==> flow/design.v <==
module vDFFE(clk, load, in, out);
  parameter n=1;
  input clk, load;
  input [n-1:0] in;
  output [n-1:0] out;
  reg [n-1:0] out;
  reg [n-1:0] vDFF_in;
  always@(*)
    vDFF_in = (load) ? in : out;
  always @(posedge clk)
    out <= vDFF_in;
endmodule
module shifter(in, shift, sout);
	input [15:0] in;
	input [1:0] shift;
	output reg [15:0] sout;
	always@(*) begin
		case(shift)
			2'b00: sout = in;
			2'b01: sout = in << 1;
			2'b10: sout = in >> 1;
			2'b11: begin
				sout = in >> 1;
				sout[15] = in[15];
			end
			default: sout = in;
		endcase
	end
endmodule
module ALU(Ain, Bin, ALUop, out, Z);
	input [15:0] Ain, Bin;
	input [1:0] ALUop;
	output reg Z;
	output reg [15:0] out;
	always@(*) begin
		casex(ALUop)
			2'b00: out = Ain + Bin;
			2'b01: out = Ain - Bin;
			2'b10: out = Ain & Bin;
			2'b11: out = ~Bin;
			default: out = 16'bxxxxxxxxxxxxxxxx;
		endcase
		Z = (out == 16'b0) ? 1'b1 : 1'b0;
	end
endmodule
module regfile(data_in, writenum, write, readnum, clk, data_out);
	input [15:0] data_in;
	input [2:0] writenum, readnum;
	input write, clk;
	output reg [15:0] data_out;
	reg [7:0] writenum_out, readnum_out;
	reg [15:0] R0, R1, R2, R3, R4, R5, R6, R7;
	always@(*) begin
		writenum_out = 8'b0;
		case(writenum)
			3'b000: writenum_out[0] = 1'b1;
			3'b001: writenum_out[1] = 1'b1;
			3'b010: writenum_out[2] = 1'b1;
			3'b011: writenum_out[3] = 1'b1;
			3'b100: writenum_out[4] = 1'b1;
			3'b101: writenum_out[5] = 1'b1;
			3'b110: writenum_out[6] = 1'b1;
			3'b111: writenum_out[7] = 1'b1;
			default: writenum_out = 8'b0;
		endcase
	end
	always@(posedge clk) begin
		if(write) begin
			case(writenum_out)
				8'b00000001: R0 <= data_in;
				8'b00000010: R1 <= data_in;
				8'b00000100: R2 <= data_in;
				8'b00001000: R3 <= data_in;
				8'b00010000: R4 <= data_in;
				8'b00100000: R5 <= data_in;
				8'b01000000: R6 <= data_in;
				8'b10000000: R7 <= data_in;
				default: {R0, R1, R2, R3, R4, R5, R6, R7} <= {8'b0, 8'b0, 8'b0, 8'b0, 8'b0, 8'b0, 8'b0, 8'b0};
			endcase
		end
	end
	always@(*) begin
		readnum_out = 8'b0;
		case(readnum)
			3'b000: readnum_out[0] = 1'b1;
			3'b001: readnum_out[1] = 1'b1;
			3'b010: readnum_out[2] = 1'b1;
			3'b011: readnum_out[3] = 1'b1;
			3'b100: readnum_out[4] = 1'b1;
			3'b101: readnum_out[5] = 1'b1;
			3'b110: readnum_out[6] = 1'b1;
			3'b111: readnum_out[7] = 1'b1;
			default: readnum_out = 8'b0;
		endcase
	end
	always@(*) begin
		case(readnum_out)
			8'b00000001: data_out = R0;
			8'b00000010: data_out = R1;
			8'b00000100: data_out = R2;
			8'b00001000: data_out = R3;
			8'b00010000: data_out = R4;
			8'b00100000: data_out = R5;
			8'b01000000: data_out = R6;
			8'b10000000: data_out = R7;
			default: data_out = 16'b0;
		endcase
	end
endmodule
module datapath(clk,readnum,vsel,loada,loadb,shift,asel,bsel,ALUop,loadc,loads,writenum,write,mdata,PC,sximm5,sximm8,Z_out,datapath_out);
  input clk;
  input [2:0] readnum, writenum;
  input [1:0] ALUop, shift;
  input write, loada, loadb, asel, bsel, loadc, loads;
  input [1:0] vsel;
  input [15:0] sximm5, sximm8, mdata;
  input [7:0] PC;
  output [15:0] datapath_out;
  output [2:0] Z_out;
  wire [15:0] data_out;
  wire [15:0] out;
  wire [15:0] sout;
  wire Z;
  wire [15:0] in;
  wire [15:0] in_loadA;
  wire [15:0] datapath_out;
  wire [2:0] Z_out;
  reg [15:0] data_in;
  reg [15:0] Ain;
  reg [15:0] Bin;
  reg [2:0] status_in;
  regfile REGFILE(.data_in(data_in),.writenum(writenum),.write(write),.readnum(readnum),.clk(clk),.data_out(data_out));
  ALU U2(.Ain(Ain),.Bin(Bin),.ALUop(ALUop),.out(out),.Z(Z));
  shifter U1(.in(in),.shift(shift),.sout(sout));
  always@(*)begin   
    case(vsel)
      2'b00: data_in = datapath_out;
      2'b01: data_in = {8'b0, PC};
      2'b10: data_in = sximm8;
      2'b11: data_in = mdata;
      default: data_in = 16'b0;
    endcase
  end
  always@(*)begin
    if(asel == 1'b1)  
      Ain = 16'b0000000000000000;
    else
      Ain = in_loadA;
  end
  always@(*)begin
    if(bsel == 1'b1)  
      Bin = sximm5;
    else
      Bin = sout;
  end
  always@(*) begin
    status_in[2] = (Ain[15]^Bin[15]) ? 0 : (out[15]^Ain[15]);
    status_in[1] = out[15];
    status_in[0] = Z;
  end
  vDFFE #(16) A(clk, loada, data_out, in_loadA);
  vDFFE #(16) B(clk, loadb, data_out, in);
  vDFFE #(16) C(clk, loadc, out, datapath_out);
  vDFFE #(3) STATUS(clk, loads, status_in, Z_out);
endmodule
module cpu(clk, reset, s, load, in, out, N, V, Z, w);
    input clk, reset, s, load;
    input [15:0] in;
    output [15:0] out;
    output reg N, V, Z, w;
    parameter Swait = 4'b0000, Sdecode = 4'b0001, SgetA = 4'b0010, SgetB = 4'b0011, Swrite = 4'b0100, Srewrite = 4'b0101, Salu = 4'b0110, Sshift = 4'b0111, Sloadout = 4'b1000;
    wire [15:0] decoder_in;
    reg [1:0] op, shift;
    reg [15:0] sximm5, sximm8;
    reg [2:0] opcode, readnum, writenum;
    reg [3:0] state;
    reg [2:0] nsel;
    reg [1:0] vsel;
    reg loada, loadb, asel, bsel, loadc, loads, write;
    wire [2:0] Z_out;
    vDFFE #(16) Instruct_Reg(clk, load, in, decoder_in);
    always@(*) begin
        op = decoder_in[12:11];
        sximm5 = { {11{decoder_in[4]}}, decoder_in[4:0] };
        sximm8 = { {8{decoder_in[7]}}, decoder_in[7:0] };
        shift = decoder_in[4:3];
        opcode = decoder_in[15:13];
    end
    always@(*)begin
       case(nsel)
            3'b001: begin
                readnum = decoder_in[2:0];
                writenum = decoder_in[2:0];
            end  
            3'b010: begin
                readnum = decoder_in[7:5];
                writenum = decoder_in[7:5];
            end  
            3'b100: begin
                readnum = decoder_in[10:8];
                writenum = decoder_in[10:8];
            end  
            default: {readnum, writenum} = 3'b0;
        endcase 
    end
    reg [3:0] state_t;
    reg w_t;
    reg [2:0] nsel_t;
    reg [1:0] vsel_t;
    reg loada_t, loadb_t, asel_t, bsel_t, loadc_t, loads_t, write_t;
    always @(posedge clk) begin
        {state_t, w_t, nsel_t, vsel_t} = {state, w, nsel, vsel};
        {loada_t, loadb_t, asel_t, bsel_t, loadc_t, loads_t, write_t} = {loada, loadb, asel, bsel, loadc, loads, write};
        if(reset == 1'b1) {w_t, state_t} = {1'b1, Swait};
        else begin
            case(state_t)
                Sdecode: begin
                    if(opcode == 3'b110 && op == 2'b10) {w_t, state_t} = {1'b0, Swrite};
                    else {w_t, state_t} = {1'b0, SgetA};
                end
                Swrite: state_t = Swait;
                Swait: begin 
                    state_t = (s == 1'b1) ? Sdecode : Swait;
                    w_t = ~s;
                end
                SgetA: state_t = SgetB;
                SgetB: begin
                    if(opcode == 3'b110 && op == 2'b0) state_t = Sshift;
                    else if(opcode == 3'b101) state_t = Salu;
                end
                Salu: state_t = Sloadout;
                Sshift: state_t = Sloadout;
                Sloadout: state_t = Srewrite;
                Srewrite: state_t = Swait;
                default: {state_t, w_t} = {Swait, 1'b1};
            endcase
        end
        case(state_t)
            SgetA: {nsel_t, loada_t, loadb_t} = {3'b100, 1'b1, 1'b0};
            SgetB: {nsel_t, loadb_t, loada_t} = {3'b001, 1'b1, 1'b0};
            Salu: {asel_t, bsel_t} = {1'b0, 1'b0};
            Sshift: {asel_t, bsel_t} = {1'b1, 1'b0};
            Sloadout: {loadc_t, loads_t} = {1'b1, 1'b1};
            Srewrite: {vsel_t, nsel_t, write_t} = {2'b0, 3'b010, 1'b1};
            Swrite: {vsel_t, nsel_t, write_t} = {2'b10, 3'b100, 1'b1};
            default: begin 
                {nsel_t, vsel_t} = {3'b0, 2'b0};
                {loada_t, loadb_t, loadc_t, loads_t, asel_t, bsel_t, write_t} = 1'b0;
            end
        endcase
        {state, w, nsel, vsel} <= {state_t, w_t, nsel_t, vsel_t};
        {loada, loadb, asel, bsel, loadc, loads, write} <= {loada_t, loadb_t, asel_t, bsel_t, loadc_t, loads_t, write_t};
    end
    datapath DP(
        .clk(clk), 
        .readnum(readnum), 
        .vsel(vsel), 
        .loada(loada), 
        .loadb(loadb), 
        .shift(shift),
        .asel(asel),
        .bsel(bsel),
        .ALUop(op),
        .loadc(loadc),
        .loads(loads),
        .writenum(writenum),
        .write(write),
        .mdata(16'b0),
        .PC(8'b0),
        .sximm5(sximm5),
        .sximm8(sximm8),
        .Z_out(Z_out),
        .datapath_out(out)
    );
    always @(*) begin
        V = Z_out[2];
        N = Z_out[1];
        Z = Z_out[0];
    end
endmodule
* Step by step through the tools: cpu *
Tool output for the design above, in the order of the flow.
Line numbers count from 1 in the design file above.
Operators: Yosys type, input widths -> output width; for muxes data width and select width s.
Cell names lack the library's common part.
Not given: n/a

inputs
  top = cpu
  clock = clk
  library = sky130hd
  library corner = tt_025C_1v80

* Word-level counts *
Source: Yosys, flattened and elaborated, memories not mapped. Widths are those after wreduce. Registers that Yosys merges into a memory's read port (data or address) are not register bits. Print and check cells do not count.
Memory sizes are those after Yosys's memory passes, which may raise the word count (mostly to a power of two), join words into wider ones and drop unused or constant bits.

bit counts
  bits in registers = 210
  latch bits = 0
  RAM bits = 0
  bits in read-only memories = 128
  word width x clocked read ports = 0
  memories kept = 2
  bits of input ports = 20
  output and inout port bits = 20

operators by class
  add/sub/neg operators = 2
  multipliers = 0
  div/mod/pow operators = 0
  $lt $le $gt $ge = 0
  eq/ne operators = 45
  shifts and indexed selects = 0
  mux-type cells = 30
  bitwise gates (word level) = 13
  reductions and logical operators = 35

memory list
  name              words  bits a word  rd ports  wr ports  line  source
  (name not given)  8      8            1         0         84    case(readnum)
  (name not given)  8      8            1         0         55    case(writenum)

operator list
  cell                number
  $pmux 16 s2         8
  $pmux 16 s8         1
  $pmux 16 s4         1
  $reduce_or 7->1     9
  $pmux 16 s3         1
  $pmux 15 s3         1
  $eq 4x3->1 const B  8
  $pmux 4 s6          1
  $add 16x16->16      1
  $sub 16x16->16      1
  $and 16x16->16      1
  $not 16->16         1
  $logic_not 16->1    1
  $reduce_and 2->1    8
  $eq 4x2->1 const B  4
  $eq 8x1->1 const B  2
  $eq 8x2->1 const B  2
  $eq 8x3->1 const B  2
  $eq 8x4->1 const B  2
  $eq 8x5->1 const B  2
  $eq 8x6->1 const B  2
  $eq 8x7->1 const B  2
  $eq 8x8->1 const B  2
  $mux 16             1
  $reduce_or 5->1     3
  $eq 2x2->1 const B  6
  $reduce_or 2->1     6
  $pmux 3 s4          1

Other operator kinds: 20; their cells: 45.

* Depth *
Yosys ltp: most cells in a row. Word level: on the elaborated netlist, between registers, memories and ports. Mapped: between sequential cells and ports; inverters and the memories' decode and read muxes count.

depth
  depth in word-level cells = 8
  ABC_AREA = 0
  mapped depth = 20
  depth with buffers taken out = 18

* Synthesis result *
Yosys stat after the flow's synthesis: flattened, memories mapped to cells. It holds for the ABC_AREA given above (unset counts as 0); a run with the other value may have another netlist.

cell types
  cell       number
  edfxtp_1   199
  nor2_1     169
  a21oi_1    65
  nand2_1    83
  mux2i_1    31
  ha_1       23
  dfxtp_1    14
  o21ai_0    48
  nor2b_1    34
  a22oi_1    26
  xnor2_1    16
  clkbuf_1   31
  xor2_1     10
  nor3_1     16
  a2bb2oi_1  9
  nand3_1    12
  buf_6      5
  mux2_2     5

Not listed: further types 52, cells in them 130.

mapped netlist
  standard cells after synthesis = 926
  chip area (Yosys) = 10425.0 um^2
  sequential area = 6256.0 um^2
  mapped flip-flops = 213
  buffers = 40

The figures by module come from a second, unflattened synthesis with its own total; it is not the netlist above.

unflattened totals
  cell total of the unflattened synthesis = 889
  area (unflattened synthesis) = 11649.9 um^2

Each row is one instance without its submodules.

modules
  module        times used  cells  area (um^2)  seq. area (um^2)
  regfile       1           341    5870.6       3843.7
  vDFFE (n=16)  4           16     480.5        480.5
  ALU           1           232    1636.6       0.0
  cpu           1           97     967.2        440.4
  datapath      1           77     723.2        0.0
  shifter       1           75     440.4        0.0
  vDFFE (n=3)   1           3      90.1         90.1

* Path before layout *
OpenSTA on the mapped netlist: ideal clock, no wires. The path of least setup slack (recovery checks aside). Input and output delay are each 20% of the period. Register names are those of the netlist, which keeps one name where synthesis merged equal registers.

timing path post-synthesis
  path type = flip-flop to flip-flop
  from = register Instruct_Reg.out[3]
  to = register DP.STATUS.out[0]
  period = 8.0 ns
  arrival = 3.878 ns
  data required time = 7.866 ns
  path slack = 3.988 ns
  delay of the path = 4.012 ns
  driving pins on the path = 20
  buffers on the path = 1
  period reached after synthesis = 4.012 ns

"delay of the path" = arrival - input delay + setup time.
"driving pins on the path" counts driving pins, that of a launching flip-flop among them; a cell with two outputs on the path counts twice.
"period reached after synthesis" = period - worst setup slack (recovery checks aside). The figure is calculated, with input and output delays left at 20% of the set period.
Between the ends stands the longest chain of elaborated cells between them, by number of cells; it is not shown to be the way that was timed. Of several equally long chains one is given.
A line is the first line of the expression or statement that the cell stems from. Yosys adds cells for indexed reads and writes and turns some case tables into memories.

on the way, post-synthesis
  cells stage by stage = edfxtp_1 > inv_1 > ha_1 > buf_6 > o21ai_0 > o21ai_1 > inv_1 > ha_1 > a31oi_1 > nor2_1 > xor2_1 > ha_1 > and3_1 > o211ai_1 > nor2b_1 > o31ai_1 > nand2b_1 > mux2i_1 > or3_1 > and4bb_1
  cells in the longest elaborated chain = 7

RTL lines, path post-synthesis
  item              line  source
  from (decl)       5     output [n-1:0] out;
  from (assign)     11    out <= vDFF_in;
  $eq 2x2->1        18    case(shift)
  $reduce_or 2->1   n/a
  $pmux 15 s3       18
  $sub 16x16->16    38    2'b01: out = Ain - Bin;
  $pmux 16 s4       36    casex(ALUop)
  $logic_not 16->1  43    Z = (out == 16'b0) ? 1'b1 : 1'b0;
  $mux 1            43
  to (assign)       11
  to (decl)         5

* Path in the finished layout *
Path of least setup slack in the final report of job 1 (OpenROAD, finished layout, wires in). Where an end is a register, its clock arrival counts in the times.

timing path post-layout
  path type = flip-flop to flip-flop
  from = register Instruct_Reg.out[4]
  to = register DP.STATUS.out[0]
  period = 5.13 ns
  arrival = 4.54 ns
  data required time = 5.51 ns
  path slack = 0.97 ns
  driving pins on the path = 19
  buffers on the path = 2

Between the ends stands the longest chain of elaborated cells between them, by number of cells; it is not shown to be the way that was timed. Of several equally long chains one is given.

on the way, post-layout
  cells stage by stage = edfxtp_1 > buf_6 > ha_4 > buf_6 > o21ai_4 > a31oi_4 > nor3_4 > and3_4 > a21oi_2 > xnor2_1 > ha_2 > and3_1 > o211ai_1 > nor2b_4 > o31ai_4 > nand2b_1 > mux2i_1 > or3_1 > and4bb_1
  cells in the longest elaborated chain = 7

RTL lines, path post-layout
  item              line  source
  from (decl)       5     output [n-1:0] out;
  from (assign)     11    out <= vDFF_in;
  $eq 2x2->1        18    case(shift)
  $reduce_or 2->1   n/a
  $pmux 15 s3       18
  $sub 16x16->16    38    2'b01: out = Ain - Bin;
  $pmux 16 s4       36    casex(ALUop)
  $logic_not 16->1  43    Z = (out == 16'b0) ? 1'b1 : 1'b0;
  $mux 1            43
  to (assign)       11
  to (decl)         5

# Flow runs of cpu

Stored flow runs of cpu (3 of them; Yosys, OpenROAD, sky130hd). They differ in their settings and are not a sequence. Constraints: input delay and output delay 20% of the set period each, output load 0.01 pF.
"achieved clock period (ns)" means the clock period less the worst setup slack. The figure is calculated, with input and output delays left at 20% of the set period.
"worst setup path time (ns)": the worst setup path's part of the clock period (all of it between registers, 20% less for each end at a port) less its slack. A launch clock that arrives late makes it longer, a capture clock that arrives late makes it shorter.
"finish__power__total" rests on the timing tool's default activity at the inputs, not on a simulated workload.

settings of job 1
{
  "CORE_UTILIZATION": 40,
  "SETUP_SLACK_MARGIN": 1.26,
  "period_ns": 5.13,
  "CAP_MARGIN": 20,
  "CORE_MARGIN": 2,
  "SLEW_MARGIN": 20
}
report of job 1
yosys chip area after synthesis (um^2): 10425.0
finish__design__die__area: 27370.4
finish__design__instance__area__stdcell: 12862.3
finish__design__instance__utilization: 0.4978
finish__timing__setup__ws: 0.974
finish__timing__setup__tns: 0.000
finish__timing__hold__ws: 0.454
finish__power__total: 4.783e-03
achieved clock period (ns): 4.156
worst setup path time (ns): 4.16
worst setup path kind: flip-flop to flip-flop

settings of job 2
{
  "ABC_AREA": 1,
  "CAP_MARGIN": 15,
  "CELL_PAD_IN_SITES_GLOBAL_PLACEMENT": 1,
  "CORE_UTILIZATION": 40,
  "MAX_ROUTING_LAYER": "met5",
  "PLACE_DENSITY_LB_ADDON": 0.16,
  "SETUP_SLACK_MARGIN": 1.56,
  "TNS_END_PERCENT": 20,
  "period_ns": 8.0,
  "CORE_MARGIN": 2,
  "SLEW_MARGIN": 20
}
report of job 2
yosys chip area after synthesis (um^2): 10194.8
finish__design__die__area: 26779.7
finish__design__instance__area__stdcell: 11696.2
finish__design__instance__utilization: 0.4658
finish__timing__setup__ws: 3.426
finish__timing__setup__tns: 0.000
finish__timing__hold__ws: 0.454
finish__power__total: 2.817e-03
achieved clock period (ns): 4.574
worst setup path time (ns): 4.57
worst setup path kind: flip-flop to flip-flop

settings of job 3
{
  "CORE_UTILIZATION": 40,
  "period_ns": 5.13,
  "CAP_MARGIN": 20,
  "CORE_MARGIN": 2,
  "SLEW_MARGIN": 20
}
report of job 3
yosys chip area after synthesis (um^2): 10425.0
finish__design__die__area: 27370.4
finish__design__instance__area__stdcell: 11947.7
finish__design__instance__utilization: 0.4624
finish__timing__setup__ws: 0.435
finish__timing__setup__tns: 0.000
finish__timing__hold__ws: 0.469
finish__power__total: 4.596e-03
achieved clock period (ns): 4.695
worst setup path time (ns): 4.69
worst setup path kind: flip-flop to flip-flop
